==> flow/design.v <==
module joinC #(parameter N = 5)(
	input [N - 1 : 0] valid_in,
	output reg  [N - 1 : 0] ready_in,
	output valid_out,
	input ready_out
);
	assign valid_out = &valid_in; 
	reg[N - 1 : 0] singleValid;
	integer i, j;
	always @(*)begin
		for(i = 0; i < N; i = i + 1)begin
			singleValid[i] = 1;
			for(j = 0; j < N; j = j + 1)
				if(i != j)
					singleValid[i] = singleValid[i] & valid_in[j];
		end
		for(i = 0; i < N; i = i + 1)begin
			ready_in[i] = singleValid[i] & ready_out;
		end
	end
endmodule
module OEHB #(parameter INPUTS = 1,
		parameter OUTPUTS = 1,
		parameter DATA_IN_SIZE = 32,
		parameter DATA_OUT_SIZE = 32)
	(
		input clk,
		input rst,
		input [INPUTS * (DATA_IN_SIZE)- 1 : 0]data_in_bus,
		input [INPUTS - 1 : 0]valid_in_bus,
		output [INPUTS - 1 : 0] ready_in_bus,
		output [OUTPUTS * (DATA_OUT_SIZE) - 1 : 0]data_out_bus,
		output reg [OUTPUTS - 1 : 0]valid_out_bus,
		input 	[OUTPUTS - 1 : 0] ready_out_bus
);
	wire reg_en;
	reg [DATA_IN_SIZE - 1 : 0] data_reg;
	always@(posedge clk, posedge rst)
		if(rst)
			valid_out_bus[0] <= 0;
		else
			valid_out_bus[0] <= valid_in_bus[0] | ~ready_in_bus[0];
	always@(posedge clk, posedge rst)
		if(rst)
			data_reg <= 0;
		else if(reg_en)
			data_reg <= data_in_bus[0 * DATA_IN_SIZE +: DATA_IN_SIZE];
	assign data_out_bus[0 * DATA_OUT_SIZE +: DATA_OUT_SIZE] = data_reg;
	assign ready_in_bus[0] = ~valid_out_bus[0] | ready_out_bus[0];
	assign reg_en = ready_in_bus[0] & valid_in_bus[0];
endmodule
module delay_buffer #(parameter SIZE = 32) (
	input clk, rst,
	input valid_in, ready_in,
	output valid_out
);
	reg [SIZE - 1 : 0] shift_reg;
	always @(posedge clk)begin
		if(ready_in | rst)
			shift_reg[0] <= valid_in;
	end
	always @(posedge clk)begin
		if(rst)
			shift_reg[SIZE - 1 : 1] <= 0;
		else if(ready_in)
			shift_reg[SIZE - 1 : 1] <= shift_reg[SIZE - 2 : 0];
	end
	assign valid_out = shift_reg[SIZE - 1];
endmodule
module mul_4_stage (
	input clk, ce,
	input[31 : 0] a,
	input [31 : 0] b,
	output [31 : 0] p
);
	reg [31 : 0] a_reg, b_reg, q0, q1, q2;
	wire [63 : 0] mul_wire;
	assign mul_wire = a_reg * b_reg;
	wire [31 : 0] mul;
	assign mul = mul_wire[31 : 0];
	always @(posedge clk)
		if(ce)begin
			a_reg <= a;
			b_reg <= b;
			q0 <= mul;
			q1 <= q0;
			q2 <= q1;
		end
	assign p = q2;
endmodule
module mul_op #(parameter INPUTS = 2,
		parameter OUTPUTS = 1,
		parameter DATA_IN_SIZE = 32,
		parameter DATA_OUT_SIZE = 32)
		(
		input clk,
		input rst,
		input [INPUTS * (DATA_IN_SIZE)- 1 : 0]data_in_bus,
		input [INPUTS - 1 : 0]valid_in_bus,
		output [INPUTS - 1 : 0] ready_in_bus,
		output [OUTPUTS * (DATA_OUT_SIZE) - 1 : 0]data_out_bus,
		output [OUTPUTS - 1 : 0]valid_out_bus,
		input 	[OUTPUTS - 1 : 0] ready_out_bus
);
	localparam LATENCY = 4;
	wire [2 * DATA_OUT_SIZE - 1 : 0] temp_result;
	wire join_valid;
	wire buff_valid, oehb_valid, oehb_ready;
	wire oehb_dataOut, oehb_datain;
	joinC #(.N(INPUTS)) add_fork(.valid_in(valid_in_bus), .ready_in(ready_in_bus), .valid_out(join_valid), .ready_out(oehb_ready));
	mul_4_stage multiply_unit (.clk(clk), .ce(oehb_ready), .a(data_in_bus[0 * DATA_IN_SIZE +: DATA_IN_SIZE]), .b(data_in_bus[1 * DATA_IN_SIZE +: DATA_IN_SIZE]), .p(data_out_bus[0 * DATA_OUT_SIZE +: DATA_OUT_SIZE]));
	delay_buffer #(.SIZE(LATENCY - 1))delay_buff(.clk(clk), .rst(rst), .valid_in(join_valid), .ready_in(oehb_ready), .valid_out(buff_valid));
	OEHB #(.INPUTS(1), .OUTPUTS(1), .DATA_IN_SIZE(1), .DATA_OUT_SIZE(1)) oehb_buffer (.clk(clk), .rst(rst),
										 .data_in_bus(1'b0), .valid_in_bus(buff_valid), .ready_in_bus(oehb_ready),
										 .data_out_bus(oehb_dataOut), .valid_out_bus(valid_out_bus[0]), .ready_out_bus(ready_out_bus[0]));
endmodule
Hand-over note for mul_op

From RTL to reports: mul_op --
Module mul_op before and after one edit of its RTL, step after step. "before" refers to lines of the RTL above, "after" to lines of the edited file. "change" is "after" less "before", of the values as shown; "rel. change" is that difference over "before", in percent. Operators carry their Yosys type and port widths (W data, S select, Z words). Library cell names are shortened. Not given: -
Inputs: top module mul_op, clock port clk, cell library sky130hd, timing corner tt_025C_1v80

The edit --
The edit as a unified diff against the file above. A script made this edit. It changes what the design does and was not meant as an optimisation.
begin of diff
@@ -89,5 +89,5 @@
 	assign p = q2;
 endmodule
-module mul_op #(parameter INPUTS = 2,
+module mul_op #(parameter INPUTS = 3,
 		parameter OUTPUTS = 1,
 		parameter DATA_IN_SIZE = 32,
end of diff

Elaborated design --
Yosys after proc, flatten, opt, wreduce and memory -nomap, before mapping. Enables and synchronous resets that opt folds into registers are not counted as muxes. Memory bits, and registers merged into a memory's read port (data or address), are not among the register bits. Print and check cells are not counted. Equal cells are merged and count once.
Cells by class:
- $mul | before 1, after 1, change 0, rel. change 0.00%
- bitwise operators | before 7, after 11, change +4, rel. change +57.14%
- reduce/logical cells | before 1, after 1, change 0, rel. change 0.00%
Operators by type and width:
- $and A1 B1 Y1 | before 2, after 6, change +4, rel. change +200.00%
- $reduce_and A2 Y1 | before 1, after 0, change -1, rel. change -100.00%
- $reduce_and A3 Y1 | before 0, after 1, change +1
Unchanged operator kinds not shown: 3.
Word-level totals:
- register bits | before 164, after 164, change 0, rel. change 0.00%
- input bits | before 69, after 102, change +33, rel. change +47.83%
- output and inout port bits | before 35, after 36, change +1, rel. change +2.86%
- elaborated cells | before 17, after 21, change +4, rel. change +23.53%

Depth --
Longest topological path by Yosys (ltp), each cell counted once; first at word level (registers and memories cut), then after technology mapping (sequential cells cut; the memories' decode and read muxes count).
Depth:
- depth after elaboration | before 4, after 4, change 0, rel. change 0.00%
- ABC_AREA | before 0, after 0
- mapped depth | before 26, after 26, change 0, rel. change 0.00%
- gate-level depth less buffers | before 24, after 24, change 0, rel. change 0.00%

After synthesis --
Source: synth_stat.txt of the flow (Yosys; design flattened, memories mapped). It holds for the ABC_AREA given above (unset counts as 0); a run with the other value may have another netlist.
Cells by type:
- and3_1 | before 4, after 10, change +6, rel. change +150.00%
- nand2_1 | before 163, after 167, change +4, rel. change +2.45%
- a21oi_1 | before 20, after 24, change +4, rel. change +20.00%
- a21o_1 | before 12, after 8, change -4, rel. change -33.33%
- o21ai_0 | before 7, after 11, change +4, rel. change +57.14%
- inv_1 | before 366, after 363, change -3, rel. change -0.82%
- o21bai_1 | before 5, after 2, change -3, rel. change -60.00%
- nor3_1 | before 4, after 1, change -3, rel. change -75.00%
- o21ai_1 | before 2, after 5, change +3, rel. change +150.00%
- xnor2_1 | before 64, after 66, change +2, rel. change +3.12%
- xor2_1 | before 20, after 18, change -2, rel. change -10.00%
- a21oi_2 | before 3, after 1, change -2, rel. change -66.67%
- o21ai_2 | before 3, after 1, change -2, rel. change -66.67%
- a2111oi_2 | before 2, after 0, change -2, rel. change -100.00%
- a311oi_2 | before 2, after 0, change -2, rel. change -100.00%
- buf_2 | before 0, after 2, change +2
- clkbuf_1 | before 81, after 80, change -1, rel. change -1.23%
- o21a_1 | before 6, after 5, change -1, rel. change -16.67%
Unchanged cell types not shown: 15. Not every row of either side is listed.
Synthesis totals:
- standard cells after synthesis | before 1885, after 1886, change +1, rel. change +0.05%
- synthesis area (mm²) | before 0.0207987, after 0.0207537, change -0.0000450, rel. change -0.22%
- sequential part of the area (mm²) | before 0.0048997, after 0.0048997, change 0.0000000, rel. change 0.00%
- flip-flops | before 164, after 164, change 0, rel. change 0.00%
- buffers | before 82, after 82, change 0, rel. change 0.00%
By module: a second synthesis without flattening, with its own total; a netlist apart from the flattened one above.
Unflattened totals:
- cell total of the unflattened synthesis | before 1892, after 1910, change +18, rel. change +0.95%
- area total of the unflattened synthesis (mm²) | before 0.0208563, after 0.0209413, change +0.0000850, rel. change +0.41%
Rows give one instance, submodules left out.
By module, before:
- mul_4_stage | times used 1, cells 1873, area 0.0206335 mm², sequential area 0.0048046 mm²
- delay_buffer (SIZE=3) | times used 1, cells 8, area 0.0001038 mm², sequential area 0.0000701 mm²
- OEHB | times used 1, cells 7, area 0.0000963 mm², sequential area 0.00005 mm²
- joinC (N=2) | times used 1, cells 3, area 0.0000188 mm², sequential area 0 mm²
- mul_op | times used 1, cells 1, area 0.0000038 mm², sequential area 0 mm²
By module, after:
- mul_4_stage | times used 1, cells 1890, area 0.0207124 mm², sequential area 0.0048046 mm²
- delay_buffer (SIZE=3) | times used 1, cells 8, area 0.0001038 mm², sequential area 0.0000701 mm²
- OEHB | times used 1, cells 7, area 0.0000963 mm², sequential area 0.00005 mm²
- joinC (N=3) | times used 1, cells 4, area 0.000025 mm², sequential area 0 mm²
- mul_op | times used 1, cells 1, area 0.0000038 mm², sequential area 0 mm²

Timing after synthesis --
OpenSTA on the mapped netlist: ideal clock, no wires. The path of least setup slack (recovery checks aside). Input and output delay are each 20% of the period. Register names are those of the netlist, which keeps one name where synthesis merged equal registers.
Path post-synthesis:
- kind | before input -> output, after input -> output
- start | before in ready_out_bus[0], after in ready_out_bus[0]
- end | before out ready_in_bus[0], after out ready_in_bus[0]
- period (ps) | before 8000, after 8000, change 0, rel. change 0.00%
- external input delay (ps) | before 1600, after 1600, change 0, rel. change 0.00%
- external output delay (ps) | before 1600, after 1600, change 0, rel. change 0.00%
- time at the first pin (ps) | before 1600, after 1600, change 0, rel. change 0.00%
- arrival time (ps) | before 6730, after 6821, change +91, rel. change +1.35%
- required time (ps) | before 6400, after 6400, change 0, rel. change 0.00%
- path slack (ps) | before -330, after -421, change -91
- delay of the path (ps) | before 5130, after 5221, change +91, rel. change +1.77%
- stages | before 3, after 3, change 0, rel. change 0.00%
- path buffers | before 1, after 1, change 0, rel. change 0.00%
- synthesis period reached (ps) | before 8330, after 8421, change +91, rel. change +1.09%
"delay of the path" is the arrival time less input delay plus setup time. At an output port there is no setup time. "stages": output pins that drive a net of the path, with the launching flip-flop's if there is one; two outputs of one cell count as two. "synthesis period reached" is the clock period less the worst setup slack; recovery checks do not enter. This is arithmetic on one report: input and output delays are still those of the set period (20% each). Between the ends stands the longest chain of elaborated cells between them, by number of cells; it is not shown to be the way that was timed. Of several equally long chains one is given. A line is the first line of the expression or statement that the cell stems from. Yosys adds cells for indexed reads and writes and turns some case tables into memories.
On the way, post-synthesis, before: cell sequence nand2b_1 clkbuf_1 and2_1, length of the longest elaborated chain 2, elaborated cells between the ends (all ways) 2, source lines of those cells 2, classes of those cells 2 x logic
RTL lines, path post-synthesis, before:
- start: declaration | line 103 | input [OUTPUTS - 1 : 0] ready_out_bus
- $or A1 B1 Y1 | line 49 | assign ready_in_bus[0] = ~valid_out_bus[0] | ready_out_bus[0];
- $and A1 B1 Y1 | line 18
- end: declaration | line 100 | output [INPUTS - 1 : 0] ready_in_bus,
On the way, post-synthesis, after: cell sequence nand2b_1 clkbuf_1 and3_1, length of the longest elaborated chain 2, elaborated cells between the ends (all ways) 2, source lines of those cells 2, classes of those cells 2 x logic
RTL lines, path post-synthesis, after:
- start: declaration | line 103 | input [OUTPUTS - 1 : 0] ready_out_bus
- $or A1 B1 Y1 | line 49 | assign ready_in_bus[0] = ~valid_out_bus[0] | ready_out_bus[0];
- $and A1 B1 Y1 | line 18
- end: declaration | line 100 | output [INPUTS - 1 : 0] ready_in_bus,

Path in the finished layout --
From the final timing report of the runs of pair 1: the path of least setup slack in the routed layout; clock arrival at registers is part of the times. The path's times are printed in steps of 10 ps; the period is the one set.
Path after layout:
- kind | before register -> register, after register -> register
- start | before reg multiply_unit.b_reg[8], after reg multiply_unit.b_reg[5]
- end | before reg multiply_unit.q0[31], after reg multiply_unit.q0[29]
- period (ps) | before 8000, after 8000, change 0, rel. change 0.00%
- setup time (ps) | before 270, after 260, change -10
- time at the first pin (ps) | before 490, after 490, change 0, rel. change 0.00%
- arrival time (ps) | before 7630, after 7550, change -80, rel. change -1.05%
- required time (ps) | before 8210, after 8220, change +10, rel. change +0.12%
- path slack (ps) | before 590, after 670, change +80
- stages | before 22, after 22, change 0, rel. change 0.00%
- path buffers | before 0, after 1, change +1
Between the ends stands the longest chain of elaborated cells between them, by number of cells; it is not shown to be the way that was timed. Of several equally long chains one is given.
On the way, after layout, before: cell sequence edfxtp_1 nand2_1 fa_1 inv_1 fa_1 fa_1 inv_1 fa_1 inv_1 fa_1 fa_1 fa_1 fa_1 ha_1 a21o_1 a21oi_2 o21ai_1 a221o_1 a21oi_2 o31ai_4 a311oi_2 xnor2_1, length of the longest elaborated chain 1, elaborated cells between the ends (all ways) 1, source lines of those cells 1, classes of those cells 1 x mul
RTL lines, path after layout, before:
- start: declaration | line 76 | reg [31 : 0] a_reg, b_reg, q0, q1, q2;
- start: assignment | line 84 | b_reg <= b;
- $mul A32 B32 Y32 | line 78 | assign mul_wire = a_reg * b_reg;
- end: assignment | line 85 | q0 <= mul;
- end: declaration | line 76
On the way, after layout, after: cell sequence edfxtp_1 buf_4 and2_1 fa_1 fa_1 fa_1 inv_1 fa_1 inv_1 fa_1 fa_1 fa_1 fa_1 ha_1 a21o_1 a21o_1 a21oi_1 o21ai_0 a221oi_2 o21ai_0 nand3_1 o211ai_1, length of the longest elaborated chain 1, elaborated cells between the ends (all ways) 1, source lines of those cells 1, classes of those cells 1 x mul
RTL lines, path after layout, after:
- start: declaration | line 76 | reg [31 : 0] a_reg, b_reg, q0, q1, q2;
- start: assignment | line 84 | b_reg <= b;
- $mul A32 B32 Y32 | line 78 | assign mul_wire = a_reg * b_reg;
- end: assignment | line 85 | q0 <= mul;
- end: declaration | line 76

Measured runs --
Both versions went through the flow (Yosys, OpenROAD) with the same settings in each pair. Constraints: input delay and output delay 20% of the set period each, output load 0.01 pF.
Flow settings, pair 1: period_ns 8.0, CAP_MARGIN 20, CORE_MARGIN 2, CORE_UTILIZATION 40, SLEW_MARGIN 20
Final reports, pair 1:
- cell area after synthesis (mm²) | before 0.0207987, after 0.0207537, change -0.0000450, rel. change -0.22%
- die outline area (mm²) | before 0.0538356, after 0.053722, change -0.0001136, rel. change -0.21%
- std-cell area (final layout) (mm²) | before 0.0231272, after 0.0233224, change +0.0001952, rel. change +0.84%
- utilization in the final report (%) | before 45.0, after 45.5, change +0.5
- worst setup slack after layout (ps) | before 585, after 671, change +86
- setup TNS (ps) | before 0, after 0, change 0
- worst-case hold slack (ps) | before 419, after 416, change -3
- achieved clock period (ps) | before 7415, after 7329, change -86, rel. change -1.16%
Flow settings, pair 2: CELL_PAD_IN_SITES_DETAIL_PLACEMENT 2, CORE_ASPECT_RATIO 1.68, CORE_MARGIN 9, CORE_UTILIZATION 25, CTS_CLUSTER_DIAMETER 123, GPL_ROUTABILITY_DRIVEN 1, GPL_TIMING_DRIVEN 1, MAX_ROUTING_LAYER met5, MIN_ROUTING_LAYER met2, PLACE_DENSITY_LB_ADDON 0.26, SETUP_SLACK_MARGIN -0.26, SLEW_MARGIN 0, TNS_END_PERCENT 40, period_ns 9.55, CAP_MARGIN 20
Final reports, pair 2:
- cell area after synthesis (mm²) | before 0.0207987, after 0.0207537, change -0.0000450, rel. change -0.22%
- die outline area (mm²) | before 0.0942529, after 0.0940615, change -0.0001914, rel. change -0.20%
- std-cell area (final layout) (mm²) | before 0.0237152, after 0.0236702, change -0.0000450, rel. change -0.19%
- utilization in the final report (%) | before 28.9, after 28.9, change 0.0
- worst setup slack after layout (ps) | before 1765, after 1563, change -202
- setup TNS (ps) | before 0, after 0, change 0
- worst-case hold slack (ps) | before 415, after 419, change +4
- achieved clock period (ps) | before 7785, after 7987, change +202, rel. change +2.59%
By "achieved clock period" is meant the clock period of the run minus its worst setup slack. This is arithmetic on one report: input and output delays are still those of the set period (20% each).

End of note.
